==> flow/design.v <==
module sort_top (
  input             clk,
  input      [31:0] a, b, c, d, e, f,
  output reg [31:0] m, n, o, p, q, r
);
  reg  [31:0] a_q, b_q, c_q, d_q, e_q, f_q;
  wire [31:0] m_w, n_w, o_w, p_w, q_w, r_w;
  always @(posedge clk) begin
    a_q <= a; b_q <= b; c_q <= c; d_q <= d; e_q <= e; f_q <= f;
    m <= m_w; n <= n_w; o <= o_w; p <= p_w; q <= q_w; r <= r_w;
  end
  sort u_sort (
    .a(a_q), .b(b_q), .c(c_q), .d(d_q), .e(e_q), .f(f_q),
    .m(m_w), .n(n_w), .o(o_w), .p(p_w), .q(q_w), .r(r_w)
  );
endmodule

module sort(
  input [31:0]a,b,c,d,e,f,
  output reg [31:0]m,n,o,p,q,r);
  reg [31:0]mem[5:0];
  reg [31:0]t;
  always@(*)
    begin
      mem[0]=a;
      mem[1]=b;
      mem[2]=c;
      mem[3]=d;
      mem[4]=e;
      mem[5]=f;
      for(int i=0;i<6;i++)
        begin
          for(int j=0;j<5;j++)
            begin
              if(mem[j]<mem[j+1])
                begin
                  t = mem[j];
                  mem[j]=mem[j+1];
                  mem[j+1]=t;
                end
            end
        end
      m=mem[0];
      n=mem[1];
      o=mem[2];
      p=mem[3];
      q=mem[4];
      r=mem[5];
    end
endmodule
# From RTL to reports: sort_top
# What the tools print for sort_top, step after step.
# Line numbers count from 1 in the design file above.
# Cell names lack the library's common part.
# A cell with n/a has no value.
# inputs
top_module,sort_top
clock,clk
cell_library,sky130hd
pvt_corner,tt_025C_1v80

# Word level
# Source: Yosys, flattened and elaborated. Widths are those after wreduce; folded enables and synchronous resets count as part of the registers. Registers that Yosys merges into a memory's read port (data or address) are not register bits. Print and check cells do not count. Equal cells are merged and count once.
# word_totals
ff_bits,384
latch_bits,0
ramBits,0
romBits,0
clocked_rd_ports_x_width,0
n_memories,0
input_bits,193
out_inout_bits,192
elab_cells,102
# classes
addsub,0
multipliers,0
div,0
cmp,30
equal,0
n_shift,0
n_mux,60
n_logic,0
reduce_and_logical,0
# op_table
operator,count
2-to-1 mux 32 bit,60
less-than comparator 32 bit,30

# Logic depth
# Longest topological path by Yosys (ltp), each cell counted once; first at word level (registers and memories cut), then after technology mapping (sequential cells cut; the memories' decode and read muxes count).
# logic_depth
word_depth,30
ABC_AREA,0
ltp_mapped,265
ltp_nobuf,237

# After synthesis
# Yosys stat after the flow's synthesis: flattened, memories mapped to cells. It holds for the ABC_AREA given above (unset counts as 0); a run with the other value may have another netlist.
# The area totals of this step are shown rounded.
# synth_totals
stdcells,7270
mapped_area_um2,50900
seq_area_um2,7690
ff_cells,384
buffers,353
# types
type,count,type_area_um2
ha_1,891,1.11E+04
dfxtp_1,384,7.69E+03
a21oi_1,1004,5.02E+03
mux2i_1,444,4.44E+03
o21ai_0,863,4.32E+03
nor2_1,851,3.19E+03
nand2_1,781,2.93E+03
inv_1,459,1.72E+03
a21o_1,166,1.25E+03
nand4_1,178,1.11E+03
clkbuf_1,275,1032.24
nor2b_1,135,844.56
nand2b_1,114,713.184
a211oi_1,51,382.867
mux2_2,25,281.52
nand3_1,47,235.226
nor3_1,43,215.206
buf_1,55,206.448
# Other cell types: 78; their cells: 504.
# By module: a second synthesis without flattening, with its own total; a netlist apart from the flattened one above.
# unflattened
cells_unflattened,7521
hier_area_um2,52000
# Each row is one instance without its submodules.
# modules
module,n_inst,cells,area_um2,seq_area_um2
sort,1,7137,44300,0.0
sort_top,1,384,7690,7690

# Worst setup path after synthesis
# Source: OpenSTA report_checks on the synthesized netlist (no wires, ideal clock, input and output delay 20% of the period each), path of least setup slack; recovery checks are left aside. Register names are those of the netlist, which keeps one name where synthesis merged equal registers.
# synth_timing
path_kind,register -> register
from,reg b_q[30]
to,reg q[12]
period_ns,44.0
setup_ns,0.129
launch_ns,0.000
arrival_time_ns,43.905
required_time_ns,43.871
setup_slack_ns,-0.034
path_delay_ns,44.034
path_stages,251
path_buffers,31
synth_period_reached_ns,44.034
# "path_delay_ns" = arrival - input delay + setup time.
# "path_stages" counts driving pins, that of a launching flip-flop among them; a cell with two outputs on the path counts twice.
# "synth_period_reached_ns" is the clock period less the worst setup slack; recovery checks do not enter. This is arithmetic on one report: input and output delays are still those of the set period (20% each).
# The rows between start and end are the longest chain of elaborated cells between them; the timing report does not say that the signal goes this way. Where chains are equally long, one stands for them.
# A line is the first line of the expression or statement that the cell stems from. Yosys adds cells for indexed reads and writes and turns some case tables into memories.
# synth_between
cell_sequence,dfxtp_1 -> inv_1 -> ha_1 -> nand4_1 -> or4_1 -> or4_1 -> o22ai_1 -> nor2_1 -> clkbuf_1 -> clkbuf_1 -> nand2_1 -> o21ai_0 -> ha_1 -> nand4_1 -> nor4_1 -> nand2_1 -> nor3_1 -> a211oi_1 -> [... 215 more ...] -> mux2i_1 -> inv_1 -> ha_1 -> a21oi_1 -> nor2b_1 -> o21ai_0 -> nand2b_1 -> a21oi_1 -> nor2b_1 -> o21ai_0 -> nand2b_1 -> a21oi_1 -> nand2_1 -> or4_1 -> o41a_1 -> buf_4 -> buf_6 -> mux2i_1
elab_chain_len,30
cells_between,85
lines_between,1
cone_classes,compare (30); mux (55)
# synth_lines
item,line_no,source
start: declaration,6,"reg  [31:0] a_q, b_q, c_q, d_q, e_q, f_q;"
start: assignment,9,a_q <= a; b_q <= b; c_q <= c; d_q <= d; e_q <= e; f_q <= f;
less-than comparator 32 bit,35,if(mem[j]<mem[j+1])
2-to-1 mux 32 bit,35,
less-than comparator 32 bit,35,
2-to-1 mux 32 bit,35,
less-than comparator 32 bit,35,
2-to-1 mux 32 bit,35,
less-than comparator 32 bit,35,
[... 16 more ...],n/a,
2-to-1 mux 32 bit,35,
less-than comparator 32 bit,35,
2-to-1 mux 32 bit,35,
less-than comparator 32 bit,35,
2-to-1 mux 32 bit,35,
less-than comparator 32 bit,35,
2-to-1 mux 32 bit,35,
end: assignment,10,m <= m_w; n <= n_w; o <= o_w; p <= p_w; q <= q_w; r <= r_w;
end: declaration,4,"output reg [31:0] m, n, o, p, q, r"

# Timing after layout
# Path of least setup slack in the final report of flow run A (OpenROAD, finished layout, wires in). Where an end is a register, its clock arrival counts in the times.
# layout_timing
path_kind,register -> register
from,reg b_q[27]
to,reg q[4]
period_ns,42.8
setup_ns,0.09
launch_ns,0.61
arrival_time_ns,43.08
required_time_ns,43.31
setup_slack_ns,0.23
path_stages,218
path_buffers,39
# The rows between start and end are the longest chain of elaborated cells between them; the timing report does not say that the signal goes this way. Where chains are equally long, one stands for them.
# layout_between
cell_sequence,dfxtp_1 -> inv_1 -> ha_1 -> nand4_1 -> or4_4 -> or4_1 -> o22ai_2 -> nor2_4 -> buf_12 -> buf_4 -> nand2_1 -> o21ai_1 -> buf_4 -> ha_1 -> nand4_1 -> nor4_4 -> nand2_2 -> nor3_4 -> [... 182 more ...] -> nand3_1 -> or4_1 -> a21oi_1 -> buf_4 -> o2111ai_4 -> nand2_4 -> buf_4 -> mux2_1 -> inv_1 -> ha_1 -> a21o_1 -> a21o_1 -> a21oi_1 -> o21ai_0 -> or4_1 -> o41a_2 -> buf_12 -> mux2i_1
elab_chain_len,30
cells_between,85
lines_between,1
cone_classes,compare (30); mux (55)
# layout_lines
item,line_no,source
start: declaration,6,"reg  [31:0] a_q, b_q, c_q, d_q, e_q, f_q;"
start: assignment,9,a_q <= a; b_q <= b; c_q <= c; d_q <= d; e_q <= e; f_q <= f;
less-than comparator 32 bit,35,if(mem[j]<mem[j+1])
2-to-1 mux 32 bit,35,
less-than comparator 32 bit,35,
2-to-1 mux 32 bit,35,
less-than comparator 32 bit,35,
2-to-1 mux 32 bit,35,
less-than comparator 32 bit,35,
[... 16 more ...],n/a,
2-to-1 mux 32 bit,35,
less-than comparator 32 bit,35,
2-to-1 mux 32 bit,35,
less-than comparator 32 bit,35,
2-to-1 mux 32 bit,35,
less-than comparator 32 bit,35,
2-to-1 mux 32 bit,35,
end: assignment,10,m <= m_w; n <= n_w; o <= o_w; p <= p_w; q <= q_w; r <= r_w;
end: declaration,4,"output reg [31:0] m, n, o, p, q, r"

# Record of 4 stored runs of the RTL-to-layout flow on sort_top, platform sky130hd. The runs are unordered. Constraints: input delay and output delay 20% of the set period each, output load 0.01 pF.
# "achieved_clock_period_ns" = clock period - worst setup slack. The figure is calculated, with input and output delays left at 20% of the set period.
# Results are given in rounded form.
# Settings: -- = not set for that run.
run,SETUP_SLACK_MARGIN,period_ns,CAP_MARGIN,CORE_MARGIN,CORE_UTILIZATION,SLEW_MARGIN,ABC_AREA,CORE_ASPECT_RATIO,CTS_CLUSTER_DIAMETER,CTS_CLUSTER_SIZE,GPL_ROUTABILITY_DRIVEN,GPL_TIMING_DRIVEN,MIN_ROUTING_LAYER,PLACE_DENSITY,die_area_um2,achieved_clock_period_ns,yosys_chip_area_um2,cell_area_final_um2,worstSetupSlack_ns,final_util_pct,timing.hold.ws_ns
flow run A,-2.0,42.8,20,2,40,20,--,--,--,--,--,--,--,--,130000,42.565,50900,75600,0.235,60.0,2.00
flow run B,1.94,28.7,20,7,41,20,1,0.53,301,34,0,1,met1,0.53,128000,29.069,48100,81500,-0.369,70.1,1.88
flow run C,--,66.4,20,2,40,20,--,--,--,--,--,--,--,--,130000,56.031,50900,58100,10.4,46.2,1.64
flow run D,--,44.0,20,2,40,20,--,--,--,--,--,--,--,--,130000,41.906,50900,72100,2.09,57.3,1.87
